==> flow/design.v <==
module regbank (
input logic clk, regwe, regrd,
input logic [4:0] rd_addr, rs_addr, wr_addr,
input logic [15:0] write_data,
output logic [15:0] rd, rs
); 
	logic [15:0] myreg[31:0];
	always_ff @(posedge clk)
	begin
		if (regwe)
		begin 
			if (wr_addr==0) myreg[wr_addr] <= 0;
			else if (wr_addr==1) myreg[wr_addr] <= 16'h0001;
			else myreg[wr_addr] <= write_data;
		end
	end
	assign rs = (regrd)? myreg[rs_addr]:0;
	assign rd = (regrd)? myreg[rd_addr]:0;
endmodule
module signExt (input logic [4:0] data_in,
		output logic [15:0] data_out);
	assign data_out = {{12{data_in[4]}},data_in[3:0]};
endmodule
module myAlu (input logic [15:0] A, B,
		input logic alusrc, reset,
                input logic [2:0] alu_cb,
                output logic [15:0] ALUOUT,
		output logic [3:0] status);
	logic [15:0] comp;
        always_comb
        begin
		if (reset)
		begin
			status = 4'd0;
			ALUOUT = 16'd0;
			comp = 16'd0;
		end
		else if (alusrc)
		begin
			case (alu_cb)
                        3'b000: begin  
				comp = 16'd0;
				ALUOUT = $signed(A) + $signed(B);
				if (ALUOUT == 16'd0)
					status[3] = 1'b1;
				else
					status[3] = 1'b0;
				if (ALUOUT[15] == 1'b1)
					status[2] = 1'b1;
				else
					status[2] = 1'b0;
				if ((A[15]==1'b0) && (B[15]==1'b0) && (ALUOUT[15] == 1'b1))
					status[1] = 1'b1;
				else
					status[1] = 1'b0;
				if ((A[15]==1'b1) && (B[15]==1'b1) && (ALUOUT[15] == 1'b0))
					status[1] = 1'b1;
				else
					status[1] = 1'b0;
				if (A>=B)
					status[0] = 1'b1;
				else
					status[0] = 1'b0;
				end
                        3'b001: begin  
				comp = 16'd0;
				ALUOUT = $signed(A) - $signed(B);
				if (A == B)
					status[3] = 1'b1;
				else
					status[3] = 1'b0;
				if (ALUOUT[15] == 1'b1)
					status[2] = 1'b1;
				else
					status[2] = 1'b0;
				if ((A[15]==1'b0) && (B[15]==1'b1) && (ALUOUT[15] == 1'b1))
					status[1] = 1'b1;
				else
					status[1] = 1'b0;
				if ((A[15]==1'b1) && (B[15]==1'b0) && (ALUOUT[15] == 1'b0))
					status[1] = 1'b1;
				else
					status[1] = 1'b0;
				if (A>=B)
					status[0] = 1'b1;
				else
					status[0] = 1'b0;
				end
			3'b010: begin  
				comp = 16'd0;
				ALUOUT = A&B;
				status[1] = 1'b0;
				if (ALUOUT == 16'd0)
					status[3] = 1'b1;
				else
					status[3] = 1'b0;
				if (ALUOUT[15] == 1'b1)
					status[2] = 1'b1;
				else
					status[2] = 1'b0;
				if (A>=B)
					status[0] = 1'b1;
				else
					status[0] = 1'b0;
				end
			3'b011: begin  
				comp = 16'd0;
				ALUOUT = A|B;
				status[1] = 1'b0;
				if (ALUOUT == 16'd0)
					status[3] = 1'b1;
				else
					status[3] = 1'b0;
				if (ALUOUT[15] == 1'b1)
					status[2] = 1'b1;
				else
					status[2] = 1'b0;
				if (A>=B)
					status[0] = 1'b1;
				else
					status[0] = 1'b0;
				end
			3'b100: begin  
				comp = 16'd0;
				ALUOUT = ~B;
				status[1] = 1'b0;
				status[0] = 1'b0;
				if (ALUOUT == 16'd0)
					status[3] = 1'b1;
				else
					status[3] = 1'b0;
				if (ALUOUT[15] == 1'b1)
					status[2] = 1'b1;
				else
					status[2] = 1'b0;
				end
			3'b101: begin
				ALUOUT = 16'd0;  
				comp = $signed(A) - $signed(B);
				if (A == B)
					status[3] = 1'b1;
				else
					status[3] = 1'b0;
				if (comp[15] == 1'b1)
					status[2] = 1'b1;
				else
					status[2] = 1'b0;
				if ((A[15]==1'b0) && (B[15]==1'b1) && (comp[15] == 1'b1))
					status[1] = 1'b1;
				else
					status[1] = 1'b0;
				if ((A[15]==1'b1) && (B[15]==1'b0) && (comp[15] == 1'b0))
					status[1] = 1'b1;
				else
					status[1] = 1'b0;
				if (A>=B)
					status[0] = 1'b1;
				else
					status[0] = 1'b0;
				end
			default: begin
				ALUOUT = 16'd0;
				comp = 16'd0;
				status = 4'd0;
				end
			endcase
		end
		else 
		begin
			ALUOUT = 16'd0;
			comp = 16'd0;
			status = 4'd0;
                end
	end
endmodule
module datapath(
input logic clk, reg_we,alusrc,reg_rd,lw_add_e,sw_add_e, lwi, w0, w1, reset,
input logic [2:0] alu_cb,
input logic [4:0] lw_addr, sw_addr_d, sw_addr_s,
input wire [15:0] ins,
input  wire [15:0] data_in,
input logic [6:0] mem_addr,
output logic ri,
output logic [6:0] addr,
output logic [6:0] daddr,
output logic [15:0] data,
output logic [3:0] status
);
logic [15:0] rd, rs, aluout, rs_reg, rs_im, reg_in;
logic [4:0] rbank_wr,rd_addr,rs_addr;
regbank my_reg(.clk(clk), .regwe(reg_we), .regrd(reg_rd), .rd_addr(rd_addr), .rs_addr(rs_addr), .wr_addr(rbank_wr), .write_data(reg_in), .rd(rd), .rs(rs_reg) );
myAlu alu(.A(rd), .B(rs), .alusrc(alusrc), .reset(reset), .alu_cb(alu_cb), .ALUOUT(aluout), .status(status[3:0]));
signExt sign(.data_in(ins[5:1]), .data_out(rs_im));
assign rs = (ins[11])? rs_im : rs_reg; 
assign addr = mem_addr;
assign daddr = (lw_add_e||sw_add_e) ? (rs_reg[6:0]):7'b0;
always_comb
begin
	if (lwi)
	begin
		reg_in = ins[15:0];
	end
	else if (lw_add_e)
	begin
		reg_in = data_in[15:0];
	end
	else
	begin
		reg_in = aluout;
	end
	if (w0) rbank_wr = 0;
	else if (w1) rbank_wr = 5'b00001;
	else if (lwi) rbank_wr = lw_addr;
	else rbank_wr = ins[10:6];
	if (sw_add_e)
	begin
		rd_addr = sw_addr_d;
		rs_addr = sw_addr_s;
		data = rd[15:0];
		ri = 1'b0;
	end
	else
	begin
		rd_addr = ins[10:6];
		rs_addr = ins[5:1];
		data = 16'b0;
		ri = 1'b1;
	end
end
endmodule
module control(
input logic start, clk, reset, 
input logic [3:0] status,
input wire [15:0] ins, 
output logic [2:0] alu_cb,
output logic [4:0] lw_addr, sw_addr_d, sw_addr_s,
output logic [6:0] mem_addr,
output logic mem_we,reg_we,alusrc,reg_rd,lw_add_e,sw_add_e,lwi,done,w0,w1);
	logic [6:0] pc,ra;
	logic lwe,swe,swd,go,stop, lwei,lw_add_ei,mem_rd;
	logic [3:0] status_int;
	typedef enum logic [3:0] {s0, s1, s2, s3, s4, s5, s6, s7,s8,s9,s10,s11} statetype;
        statetype state, nextstate;
	always_ff @(posedge clk)
	begin
		if (reset)  state <= s0;
		else if (start) state <= s1;
		else if (go) state <= nextstate;
	end
	always_comb
        begin
                case (state)
                        s0: begin
				if(start) nextstate = s1;
				else nextstate = s0;
			    end
                        s1: nextstate = s2;
			s2: nextstate = s3;
			s3: nextstate = s5;
                        s4: begin 
				if(lwei) nextstate = s6;
				else if(lwe) nextstate = s8;
				else if (stop) nextstate = s9;
				else nextstate = s5;
			    end
			s5: nextstate = s4;
			s6: nextstate = s7;
			s7: nextstate = s10;
			s8: nextstate = s11;
                        s9: begin
				if (start) nextstate = s1; 
				else nextstate = s9;
			    end
			s10: nextstate = s11;
			s11: nextstate = s4;
			default: nextstate = s0;
                endcase
        end
	always_ff @(posedge clk)
	begin
	if (nextstate == s0)
	begin 
		go <= 1'b0;
		done <= 1'b0;
		stop <= 1'b0;
		alusrc <= 1'b0;
		reg_we <= 1'b0;
		lwe <= 1'b0;
		swe <= 1'b0;
		mem_rd <= 1'b1;
		reg_rd <= 1'b0;
		w0 <= 1'b0;
		w1 <= 1'b0;
		lw_add_e <= 1'b0;
		sw_add_e <= 1'b0;
		lwi <= 1'b0;
		lwei <= 1'b0;
		swd <= 1'b0;
		alu_cb <= 3'b0;
		lw_addr <= 4'b0;
		sw_addr_d <= 4'b0;
		sw_addr_s <= 4'b0;
		lw_add_ei <= 1'b0;
		pc <= 7'd0;
		ra <= 7'd0;
		status_int <= 4'b0;
	end
	else if (nextstate == s1)
	begin
		go <= 1'b1;
		done <= 1'b0;
		reg_rd <= 1'b1;
	end
	else if (nextstate == s2)
	begin
		w0 <= 1'b1;
		reg_we <= 1'b1;
	end
	else if (nextstate == s3)
	begin
		w0 <= 1'b0;
		w1 <= 1'b1;
		mem_rd <= 1'b1;
		reg_we <= 1'b1;
	end
	else if (nextstate == s4)
	begin
		reg_we <= 1'b0;
		mem_rd <= 1'b1;
		alusrc <= 1'b0;
		status_int <= status;
		if (lwe)
			begin
			reg_we <= 1'b1;
			end	
	end
	else if (nextstate == s5)
	begin
	w1 <= 1'b0;
	case (ins[15:12])
	4'd0: begin	
		alusrc <= 1'b0;
		reg_we <= 1'b0;
		lwe <= 1'b0;
		swe <= 1'b0;
		mem_rd <= 1'b1;
		reg_rd <= 1'b1;
		lwi <= 1'b0;
		if (ins[0])
		begin	
			stop <= 1'b1;
			pc <= pc;
		end
		else
			pc <= pc + 1;
	     end
	4'd1: begin
		alu_cb <= 3'b0;
		alusrc <= 1'b1;
		reg_we <= 1'b1;
		lwi <= 1'b0;
		lwe <= 1'b0;
		swe <= 1'b0;
		lw_add_e <= 1'b0;
		sw_add_e <= 1'b0;
		pc <= pc + 1;
	     end
	4'd2: begin
		alu_cb <= 3'b001;
		alusrc <= 1'b1;
		reg_we <= 1'b1;
		lwi <= 1'b0;
		lwe <= 1'b0;
		swe <= 1'b0;
		lw_add_e <= 1'b0;
		sw_add_e <= 1'b0;
		pc <= pc + 1;
	     end
	4'd3: begin
		alu_cb <= 3'b010;
		alusrc <= 1'b1;
		reg_we <= 1'b1;
		lwi <= 1'b0;
		lwe <= 1'b0;
		swe <= 1'b0;
		lw_add_e <= 1'b0;
		sw_add_e <= 1'b0;
		pc <= pc + 1;
	     end
	4'd4: begin
		alu_cb <= 3'b011;
		alusrc <= 1'b1;
		reg_we <= 1'b1;
		lwi <= 1'b0;
		lwe <= 1'b0;
		swe <= 1'b0;
		lw_add_e <= 1'b0;
		sw_add_e <= 1'b0;
		pc <= pc + 1;
	     end
	4'd5: begin
		alu_cb <= 3'b100;
		alusrc <= 1'b1;
		reg_we <= 1'b1;
		lwi <= 1'b0;
		lwe <= 1'b0;
		swe <= 1'b0;
		lw_add_e <= 1'b0;
		sw_add_e <= 1'b0;
		pc <= pc + 1;
	     end 
	4'd6: begin
		alu_cb <= 3'b101;
		alusrc <= 1'b1;
		reg_we <= 1'b0;
		lwi <= 1'b0;
		lwe <= 1'b0;
		swe <= 1'b0;
		lw_add_e <= 1'b0;
		sw_add_e <= 1'b0;
		pc <= pc + 1;
	     end
	4'd7:begin
		alusrc <= 1'b0;
		reg_we <= 1'b0;
		sw_add_e <= 1'b0;
		swe <= 1'b0;
		lw_addr <= ins[10:6];
		if (ins[11])
		begin 
		lwei <= 1'b1;
		pc <= pc+1;
		end
		else
		begin
		lw_add_e <= 1'b1;
		lwei <= 1'b0;
		lwe <= 1'b1;
		pc <= pc;
		end
	   end
	4'd8:begin
		sw_addr_d <= ins[10:6];
		sw_addr_s <= ins[5:1];
		alusrc <= 1'b0;
		reg_we <= 1'b0;
		lw_add_e <= 1'b0;
		sw_add_e <= 1'b1;
		lwe <= 1'b0;
		lwi <= 1'b0;
		pc <= pc + 1;
	   end
	4'd9: begin
		alusrc <= 1'b0;
		reg_we <= 1'b0;
		lwe <= 1'b0;
		swe <= 1'b0;
		lwi <= 1'b0;
		lw_add_e <= 1'b0;
		sw_add_e <= 1'b0;
		pc <= ins[7:1];
	     end
	4'd10: begin
		alusrc <= 1'b0;
		reg_we <= 1'b0;
		lwi <= 1'b0;
		lwe <= 1'b0;
		swe <= 1'b0;
		lw_add_e <= 1'b0;
		sw_add_e <= 1'b0;
		if (status_int[3])
		pc <= ins[7:1];
		else pc <= pc + 1;
	     end
	4'd11: begin
		alusrc <= 1'b0;
		reg_we <= 1'b0;
		lwi <= 1'b0;
		lwe <= 1'b0;
		swe <= 1'b0;
		lw_add_e <= 1'b0;
		sw_add_e <= 1'b0;
		if (status_int[3] == 1'b0)
		pc <= ins[7:1];
		else pc <= pc + 1;
	     end
	4'd12: begin
		alusrc <= 1'b0;
		reg_we <= 1'b0;
		lwi <= 1'b0;
		lwe <= 1'b0;
		swe <= 1'b0;
		lw_add_e <= 1'b0;
		sw_add_e <= 1'b0;
		if (status_int[0])
		pc <= ins[7:1];
		else pc <= pc + 1;
	     end
	4'd13: begin
		alusrc <= 1'b0;
		reg_we <= 1'b0;
		lwi <= 1'b0;
		lwe <= 1'b0;
		swe <= 1'b0;
		lw_add_e <= 1'b0;
		sw_add_e <= 1'b0;
		if (status_int[2])
		pc <= ins[7:1];
		else pc <= pc + 1;
	     end
	4'd14: begin
		alusrc <= 1'b0;
		reg_we <= 1'b0;
		lwi <= 1'b0;
		lwe <= 1'b0;
		swe <= 1'b0;
		lw_add_e <= 1'b0;
		sw_add_e <= 1'b0;
		ra <= pc+1;
		pc <= ins[7:1];
	     end
	4'd15: begin
		alusrc <= 1'b0;
		reg_we <= 1'b0;
		lwi <= 1'b0;
		lwe <= 1'b0;
		swe <= 1'b0;
		lw_add_e <= 1'b0;
		sw_add_e <= 1'b0;
		pc <= ra;
	     end
	endcase
	end		
	else if (nextstate == s6)
	begin
		lwei <= 1'b0;		 
	end
	else if (nextstate == s7)
	begin
		lwi <= 1'b1;
		reg_we <= 1'b1;		 
	end
	else if (nextstate == s10)
	begin
		lwi <= 1'b0;
		reg_we <= 1'b0;
		pc <= pc + 1;
	end
	else if (nextstate == s8)
	begin
		lwe <= 1'b0;
		reg_we <= 1'b0;
		lw_add_e <= 1'b0;
		pc <= pc + 1;
	end
	else if (nextstate == s9)
	begin
		go <= 1'b0;
		lw_add_e <= 1'b0;
		sw_add_e <= 1'b0;
		swd <= 1'b0;
		alusrc <= 1'b0;
		reg_we <= 1'b0;
		lwe <= 1'b0;
		swe <= 1'b0;
		mem_rd <= 1'b0;
		reg_rd <= 1'b0;
		stop <= 1'b0;
		done <= 1'b1;
	end
	end
	assign mem_we=(mem_rd)?1'b1:1'b0;
	assign mem_addr = pc;
endmodule
module risc16_core (
input  logic        clk, reset, start,
output logic        done,
output logic [6:0]  imem_addr,
input  logic [15:0] imem_rdata,
output logic [6:0]  dmem_addr,
output logic        dmem_we,
output logic [15:0] dmem_wdata,
input  logic [15:0] dmem_rdata
);
logic mem_we,reg_we,alusrc,reg_rd,lw_add_e,sw_add_e,lwi,w0,w1,ri;
logic [3:0] status;
logic [6:0] c_mem_addr,d_addr,daddr_in;
logic [15:0] ins, rdata_in;
logic [2:0] alu_cb;
logic [4:0] lw_addr,sw_addr_d, sw_addr_s;
assign ins = imem_rdata;
assign imem_addr = d_addr;
assign dmem_addr = daddr_in;
assign dmem_we = ~ri;
assign dmem_wdata = rdata_in;
control cb(.start(start), .clk(clk), .reset(reset), .status(status), .ins(ins), .alu_cb(alu_cb), .mem_addr(c_mem_addr), .mem_we(mem_we),.reg_we(reg_we),.alusrc(alusrc),.reg_rd(reg_rd),.lw_add_e(lw_add_e),.sw_add_e(sw_add_e),.lwi(lwi),.done(done), .w0(w0), .w1(w1), .lw_addr(lw_addr), .sw_addr_d(sw_addr_d), .sw_addr_s(sw_addr_s));
datapath dp(.clk(clk), .reg_we(reg_we), .alusrc(alusrc), .reg_rd(reg_rd), .lw_add_e(lw_add_e), .sw_add_e(sw_add_e), .lwi(lwi), .alu_cb(alu_cb), .mem_addr(c_mem_addr), .ins(ins), .addr(d_addr), .data(rdata_in), .status(status), .w0(w0), .w1(w1), .reset(reset), .lw_addr(lw_addr), .data_in(dmem_rdata), .daddr(daddr_in), .ri(ri), .sw_addr_d(sw_addr_d), .sw_addr_s(sw_addr_s));
endmodule
; ---- Tool chain data of risc16_core
; Module risc16_core before and after one edit of its RTL, step after step.
; "orig" refers to lines of the RTL above, "edited" to lines of the edited file.
; "diff" is "edited" less "orig", of the values as shown; "change_rel_pct" is that difference over "orig", in percent.
; Cell names lack the library's common part.
; Not given: --
[setup]
design = risc16_core
clock_port = clk
library = sky130hd
lib_corner = tt_025C_1v80

; ---- The edit
; Unified diff, file above to edited file.
; The edit is scripted: it alters the design's behaviour and was not made to optimise anything.
; begin of diff
@@ -189,5 +189,11 @@
 logic [15:0] rd, rs, aluout, rs_reg, rs_im, reg_in;
 logic [4:0] rbank_wr,rd_addr,rs_addr;
-regbank my_reg(.clk(clk), .regwe(reg_we), .regrd(reg_rd), .rd_addr(rd_addr), .rs_addr(rs_addr), .wr_addr(rbank_wr), .write_data(reg_in), .rd(rd), .rs(rs_reg) );
+wire [15:0] rd_m, rd_s;
+wire [15:0] rs_reg_m, rs_reg_s;
+regbank my_reg(.clk(clk), .regwe(reg_we), .regrd(reg_rd), .rd_addr(rd_addr), .rs_addr(rs_addr), .wr_addr(rbank_wr), .write_data(reg_in), .rd(rd_m), .rs(rs_reg_m) );
+regbank my_reg_twin (.clk(clk), .regwe(reg_we), .regrd(reg_rd), .rd_addr(rd_addr),
+    .rs_addr(~rs_addr), .wr_addr(rbank_wr), .write_data(reg_in), .rd(rd_s), .rs(rs_reg_s));
+assign rd = rd_m ^ rd_s;
+assign rs_reg = rs_reg_m ^ rs_reg_s;
 myAlu alu(.A(rd), .B(rs), .alusrc(alusrc), .reset(reset), .alu_cb(alu_cb), .ALUOUT(aluout), .status(status[3:0]));
 signExt sign(.data_in(ins[5:1]), .data_out(rs_im));
; end of diff

; ---- After elaboration
; Counts by Yosys on the flattened word-level netlist (proc, flatten, opt, wreduce; memories kept). Register bits leave out memories and registers merged into their read ports (data or address). Print and check cells are left out.
; Yosys's memory passes give these memory sizes; they may raise the number of words (mostly to a power of two), join words into wider ones and drop unused or constant bits.
[classes]
columns = element, orig, edited, diff, change_rel_pct
row1 = n_addsub, 3, 3, 0, 0.00
row2 = compare, 1, 1, 0, 0.00
row3 = n_eq, 76, 76, 0, 0.00
row4 = mux, 124, 128, 4, 3.23
row5 = n_logic, 17, 22, 5, 29.41
row6 = reduce_and_logical, 61, 61, 0, 0.00
[op_table]
columns = cell, orig, edited, diff, change_rel_pct
row1 = 16-bit two-way mux, 13, 17, 4, 30.77
row2 = 1-bit bitwise OR, 2, 4, 2, 100.00
row3 = 16-bit bitwise XOR, 0, 2, 2, --
row4 = 5-bit NOT, 0, 1, 1, --
row5 = 1-bit two-way mux, 76, 76, 0, 0.00
row6 = 4-bit == test with constant B, 15, 15, 0, 0.00
row7 = 2-bit by 1-bit != test with 1-bit output with constant B, 13, 13, 0, 0.00
row8 = 4-bit by 3-bit == test with 1-bit output with constant B, 12, 12, 0, 0.00
row9 = 7-bit two-way mux, 12, 12, 0, 0.00
row10 = 1-bit NOT, 12, 12, 0, 0.00
row11 = 3-bit by 1-bit != test with 1-bit output with constant B, 8, 8, 0, 0.00
row12 = 4-bit by 2-bit == test with 1-bit output with constant B, 6, 6, 0, 0.00
row13 = 4-bit two-way mux, 6, 6, 0, 0.00
row14 = 3-bit != test with constant B, 6, 6, 0, 0.00
row15 = 1-bit parallel mux with 2-bit select, 6, 6, 0, 0.00
row16 = 2-bit nonzero test, 6, 6, 0, 0.00
row17 = 2-bit OR reduction, 6, 6, 0, 0.00
row18 = 5-bit two-way mux, 5, 5, 0, 0.00
row19 = 6-bit AND reduction, 5, 5, 0, 0.00
row20 = 3-bit nonzero test, 5, 5, 0, 0.00
row21 = 1-bit logical AND, 4, 4, 0, 0.00
row22 = 16-bit logical NOT, 4, 4, 0, 0.00
row23 = 2-bit != test with constant B, 4, 4, 0, 0.00
row24 = 9-bit AND reduction, 4, 4, 0, 0.00
row25 = 4-bit by 1-bit == test with 1-bit output with constant B, 3, 3, 0, 0.00
row26 = 4-bit logical NOT, 3, 3, 0, 0.00
row27 = 10-bit AND reduction, 3, 3, 0, 0.00
row28 = 3-bit by 2-bit == test with 1-bit output with constant B, 2, 2, 0, 0.00
; Not every row of either side is listed.
[bits]
columns = element, orig, edited, diff, change_rel_pct
row1 = regBits, 53, 53, 0, 0.00
row2 = ramBits, 512, 1024, 512, 100.00
row3 = memories, 1, 2, 1, 100.00
row4 = inputBits, 35, 35, 0, 0.00
row5 = output_inout_bits, 32, 32, 0, 0.00
row6 = elab_cells, 305, 315, 10, 3.28
[mem_list]
columns = element, orig, edited
row1 = memory_list, dp.my_reg.myreg 32 x 16 bit 2R1W, dp.my_reg.myreg 32 x 16 bit 2R1W; dp.my_reg_twin.myreg 32 x 16 bit 2R1W

; ---- Depth
; Depth = most cells in a row (Yosys ltp): at word level without a register or memory, in the mapped netlist without a sequential cell, where the memories' decode and read muxes count.
[logic_depth]
columns = element, orig, edited, diff, change_rel_pct
row1 = ltp_word, 15, 15, 0, 0.00
row2 = ABC_AREA, 0, 0, --, --
row3 = ltp_mapped, 29, 18, -11, -37.93
row4 = ltp_nobuf, 23, 12, -11, -47.83

; ---- Mapped cells and area
; The flow's flattened synthesis, as Yosys stat reports it; memories are mapped. The netlist is that of the ABC_AREA named above (0 if unset); the other value can give another one.
[by_type]
columns = cell_type, orig, edited, diff, change_rel_pct
row1 = o21ai_0, 80, 231, 151, 188.75
row2 = nor2_1, 167, 274, 107, 64.07
row3 = nand2_1, 519, 435, -84, -16.18
row4 = o22ai_1, 19, 96, 77, 405.26
row5 = a311oi_1, 74, 8, -66, -89.19
row6 = a211oi_1, 105, 44, -61, -58.10
row7 = inv_1, 75, 18, -57, -76.00
row8 = ha_1, 53, 1, -52, -98.11
row9 = mux4_2, 132, 84, -48, -36.36
row10 = o211ai_1, 12, 48, 36, 300.00
row11 = xor2_1, 8, 42, 34, 425.00
row12 = nor2b_1, 51, 20, -31, -60.78
row13 = and2_1, 40, 9, -31, -77.50
row14 = a22oi_1, 19, 45, 26, 136.84
row15 = clkbuf_1, 122, 97, -25, -20.49
row16 = a221oi_1, 21, 46, 25, 119.05
row17 = o21bai_1, 5, 29, 24, 480.00
row18 = buf_4, 6, 27, 21, 350.00
; Not every row of either side is listed.
[synth_totals]
columns = element, orig, edited, diff, change_rel_pct
row1 = stdcells, 2934, 2950, 16, 0.55
row2 = area_um2, 32384.8, 31236.2, -1148.6, -3.55
row3 = seq_area_um2, 16636.0, 16535.9, -100.1, -0.60
row4 = flip_flops, 575, 570, -5, -0.87
; The figures by module come from a second, unflattened synthesis with its own total; it is not the netlist above.
[hier_totals]
columns = element, orig, edited, diff, change_rel_pct
row1 = cells_unflattened, 2133, 3395, 1262, 59.17
row2 = hier_area_um2, 31417.6, 55974.9, 24557.3, 78.16
; Each row is one instance without its submodules.
[modules_orig]
columns = module, instances, n_cells, mod_area_um2, mod_seq_area_um2
row1 = regbank, 1, 1209, 24323.3, 15374.7
row2 = control, 1, 372, 3128.0, 1221.2
row3 = myAlu, 1, 407, 2813.9, 0.0
row4 = datapath, 1, 128, 1028.5, 0.0
row5 = signExt, 1, 16, 120.1, 0.0
row6 = risc16_core, 1, 1, 3.8, 0.0
[modules_edited]
columns = module, instances, n_cells, mod_area_um2, mod_seq_area_um2
row1 = regbank, 2, 1209, 24323.3, 15374.7
row2 = control, 1, 372, 3128.0, 1221.2
row3 = myAlu, 1, 407, 2813.9, 0.0
row4 = datapath, 1, 181, 1262.5, 0.0
row5 = signExt, 1, 16, 120.1, 0.0
row6 = risc16_core, 1, 1, 3.8, 0.0

; ---- Worst setup path after synthesis
; Source: OpenSTA report_checks on the synthesized netlist (no wires, ideal clock, input and output delay 20% of the period each), path of least setup slack; recovery checks are left aside. Register names are those of the netlist, which keeps one name where synthesis merged equal registers.
[synth_path]
columns = element, orig, edited, diff, change_rel_pct
row1 = path_kind, input to register, input to register, --, --
row2 = startpoint, in imem_rdata[6], in imem_rdata[1], --, --
row3 = endpoint, mem dp.my_reg.myreg[0][6], mem dp.my_reg_twin.myreg[0][10], --, --
row4 = period_ns, 7.0, 7.0, 0.0, 0.00
row5 = input_delay_ns, 1.400, 1.400, 0.000, 0.00
row6 = setup_ns, 0.467, 0.467, 0.000, --
row7 = t_arrival_ns, 6.615, 5.566, -1.049, -15.86
row8 = slack_ns, -0.082, 0.967, 1.049, --
row9 = delay_ns, 5.682, 4.633, -1.049, -18.46
row10 = stages, 21, 15, -6, -28.57
row11 = path_buffers, 5, 4, -1, -20.00
row12 = period_less_setup_slack_ns, 7.082, 6.033, -1.049, -14.81
; "delay_ns" = arrival - input delay + setup time.
; "stages": output pins that drive a net of the path, with the launching flip-flop's if there is one; two outputs of one cell count as two.
; "period_less_setup_slack_ns" = period - worst setup slack (recovery checks aside). The figure is calculated, with input and output delays left at 20% of the set period.
; Between the ends stands the longest chain of elaborated cells between them, by number of cells; it is not shown to be the way that was timed. Of several equally long chains one is given.
; A line is the first line of the expression or statement that the cell stems from. Yosys adds cells for indexed reads and writes and turns some case tables into memories.
; A memory read counts as a cell of the chain, while the word-level depth stops at memories.
; orig: Ways into the end's enable are left out, as the timed path ends at the data pin.
[synth_via_orig]
path_cell_list = mux2i_1 -> buf_2 -> buf_2 -> buf_2 -> buf_2 -> mux4_2 -> nand2_1 -> nand3_1 -> a31oi_1 -> nor2b_1 -> ha_1 -> clkbuf_1 -> nor2b_1 -> o21a_1 -> or2_2 -> a21oi_1 -> o21bai_1 -> o221ai_1 -> a221o_1 -> a221oi_1 -> a211oi_1
elab_chain_len = 13
[synth_rtl_orig]
columns = element, line_no
row1 = from (decl), 579  ; input  logic [15:0] imem_rdata,
row2 = 5-bit two-way mux, 215  ; if (sw_add_e)
row3 = memory 32 x 16 bit, 7  ; logic [15:0] myreg[31:0];
row4 = 16-bit two-way mux, 18  ; assign rd = (regrd)? myreg[rd_addr]:0;
row5 = 16-bit subtractor, 67  ; ALUOUT = $signed(A) - $signed(B);
row6 = 16-bit parallel mux with 5-bit select, 40  ; case (alu_cb)
row7 = 16-bit two-way mux, 38  ; else if (alusrc)
row8 = 16-bit two-way mux, 32  ; if (reset)
row9 = 16-bit two-way mux, 203  ; else if (lw_add_e)
row10 = 16-bit two-way mux, 199  ; if (lwi)
row11 = 16-bit two-way mux, 13  ; else if (wr_addr==1) myreg[wr_addr] <= 16'h0001;
row12 = 16-bit two-way mux, 12  ; if (wr_addr==0) myreg[wr_addr] <= 0;
row13 = 16-bit two-way mux, 10  ; if (regwe)
row14 = 16-bit two-way mux, --
row15 = to (decl), 7
[synth_via_edited]
path_cell_list = buf_2 -> mux2i_4 -> buf_6 -> buf_6 -> buf_6 -> nand2_1 -> a211oi_1 -> o22ai_1 -> xor2_1 -> o32ai_1 -> o22ai_1 -> o31a_1 -> nor3_1 -> a31oi_1 -> a211oi_1
elab_chain_len = 16
[synth_rtl_edited]
columns = element, line_no
row1 = from (decl), 585  ; input  logic [15:0] imem_rdata,
row2 = 5-bit two-way mux, 221  ; if (sw_add_e)
row3 = 5-bit NOT, 195  ; .rs_addr(~rs_addr), .wr_addr(rbank_wr), .write_data(reg_in), .rd(rd_s), .rs(rs_reg_s));
row4 = memory 32 x 16 bit, 7  ; logic [15:0] myreg[31:0];
row5 = 16-bit two-way mux, 17  ; assign rs = (regrd)? myreg[rs_addr]:0;
row6 = 16-bit bitwise XOR, 197  ; assign rs_reg = rs_reg_m ^ rs_reg_s;
row7 = 16-bit two-way mux, 200  ; assign rs = (ins[11])? rs_im : rs_reg;
row8 = 16-bit subtractor, 67  ; ALUOUT = $signed(A) - $signed(B);
row9 = (+2 left out), --
row10 = 16-bit two-way mux, 32  ; if (reset)
row11 = 16-bit two-way mux, 209  ; else if (lw_add_e)
row12 = 16-bit two-way mux, 205  ; if (lwi)
row13 = 16-bit two-way mux, 13  ; else if (wr_addr==1) myreg[wr_addr] <= 16'h0001;
row14 = 16-bit two-way mux, 12  ; if (wr_addr==0) myreg[wr_addr] <= 0;
row15 = 16-bit two-way mux, 10  ; if (regwe)
row16 = 16-bit two-way mux, --
row17 = to (decl), 7

; ---- Worst path after layout
; Path of least setup slack in the final report of the runs of pair A (OpenROAD, finished layout, wires in). Where an end is a register, its clock arrival counts in the times.
[layout_path]
columns = element, orig, edited, diff, change_rel_pct
row1 = path_kind, input to output, input to output, --, --
row2 = startpoint, in imem_rdata[7], in imem_rdata[2], --, --
row3 = endpoint, out dmem_wdata[12], out dmem_addr[0], --, --
row4 = period_ns, 7.0, 7.0, 0.0, 0.00
row5 = input_delay_ns, 1.40, 1.40, 0.00, 0.00
row6 = t_arrival_ns, 5.36, 5.33, -0.03, -0.56
row7 = slack_ns, 0.24, 0.27, 0.03, --
row8 = stages, 15, 10, -5, -33.33
row9 = path_buffers, 5, 4, -1, -20.00
; Between the ends stands the longest chain of elaborated cells between them, by number of cells; it is not shown to be the way that was timed. Of several equally long chains one is given.
; A memory read counts as a cell of the chain, while the word-level depth stops at memories.
[layout_via_orig]
path_cell_list = clkdlybuf4s50_1 -> nor2b_1 -> a21oi_4 -> buf_12 -> buf_12 -> buf_4 -> mux4_2 -> nand2_1 -> and3_1 -> a311oi_1 -> a31oi_1 -> nor2b_1 -> inv_1 -> nor2_1 -> clkdlybuf4s50_1
elab_chain_len = 4
[layout_rtl_orig]
columns = element, line_no
row1 = from (decl), 579  ; input  logic [15:0] imem_rdata,
row2 = 5-bit two-way mux, 215  ; if (sw_add_e)
row3 = memory 32 x 16 bit, 7  ; logic [15:0] myreg[31:0];
row4 = 16-bit two-way mux, 18  ; assign rd = (regrd)? myreg[rd_addr]:0;
row5 = 16-bit two-way mux, 215
row6 = to (decl), 582  ; output logic [15:0] dmem_wdata,
[layout_via_edited]
path_cell_list = buf_2 -> or2_2 -> buf_4 -> a21oi_1 -> o311ai_0 -> and3_1 -> o32ai_1 -> buf_4 -> nor3_1 -> clkdlybuf4s50_1
elab_chain_len = 6
[layout_rtl_edited]
columns = element, line_no
row1 = from (decl), 585  ; input  logic [15:0] imem_rdata,
row2 = 5-bit two-way mux, 221  ; if (sw_add_e)
row3 = 5-bit NOT, 195  ; .rs_addr(~rs_addr), .wr_addr(rbank_wr), .write_data(reg_in), .rd(rd_s), .rs(rs_reg_s));
row4 = memory 32 x 16 bit, 7  ; logic [15:0] myreg[31:0];
row5 = 16-bit two-way mux, 17  ; assign rs = (regrd)? myreg[rs_addr]:0;
row6 = 16-bit bitwise XOR, 197  ; assign rs_reg = rs_reg_m ^ rs_reg_s;
row7 = 7-bit two-way mux, 202  ; assign daddr = (lw_add_e||sw_add_e) ? (rs_reg[6:0]):7'b0;
row8 = to (decl), 586  ; output logic [6:0]  dmem_addr,

; ---- Layout results
; Runs of the flow (Yosys, OpenROAD) on both versions; the two runs of a pair have the same settings. The constraints put input and output delay at 20% of the set period each and load the outputs with 0.01 pF.
[flow_settings_pair_A]
CORE_UTILIZATION = 40
period_ns = 7.0
CAP_MARGIN = 20
CORE_MARGIN = 2
SLEW_MARGIN = 20
[results_pair_A]
columns = element, orig, edited, diff, change_rel_pct
row1 = synthArea_um2, 32384.8, 31236.2, -1148.6, -3.55
row2 = design.die.area_um2, 83255.3, 80341.1, -2914.2, -3.50
row3 = stdcell_area_um2, 37955.2, 35368.9, -2586.3, -6.81
row4 = layout_utilization_pct, 47.3, 45.7, -1.6, --
row5 = setup_worst_slack_ns, 0.237, 0.267, 0.030, --
row6 = fin_tns_ns, 0.000, 0.000, 0.000, --
row7 = final_hold_ws_ns, 0.454, 0.463, 0.009, --
row8 = fin_power_uw, 8473, 8319, -154, -1.82
row9 = achieved_clock_period_ns, 6.763, 6.733, -0.030, -0.44
[flow_settings_pair_B]
CAP_MARGIN = 35
CELL_PAD_IN_SITES_DETAIL_PLACEMENT = 0
CELL_PAD_IN_SITES_GLOBAL_PLACEMENT = 3
CORE_UTILIZATION = 17
CTS_CLUSTER_SIZE = 85
MIN_ROUTING_LAYER = met2
PLACE_DENSITY_LB_ADDON = 0.01
SETUP_SLACK_MARGIN = 0.01
TNS_END_PERCENT = 40
period_ns = 3.93
CORE_MARGIN = 2
SLEW_MARGIN = 20
[results_pair_B]
columns = element, orig, edited, diff, change_rel_pct
row1 = synthArea_um2, 32384.8, 31236.2, -1148.6, -3.55
row2 = design.die.area_um2, 194005.0, 187186.0, -6819.0, -3.51
row3 = stdcell_area_um2, 48778.0, 45551.2, -3226.8, -6.62
row4 = layout_utilization_pct, 25.7, 24.9, -0.8, --
row5 = setup_worst_slack_ns, -1.634, -0.810, 0.824, --
row6 = fin_tns_ns, -716.420, -311.708, 404.712, --
row7 = final_hold_ws_ns, 0.450, 0.478, 0.028, --
row8 = fin_power_uw, 18669, 18581, -88, -0.47
row9 = achieved_clock_period_ns, 5.564, 4.740, -0.824, -14.81
; "achieved_clock_period_ns" is the run's clock period less its worst setup slack. It is reckoned from that one timing run; input and output delays stay at 20% of the period that was set.
; By "fin_power_uw" is meant OpenSTA's value without simulated activity: inputs other than the clock are taken to toggle once in ten clock periods, and the tool carries that through the logic.
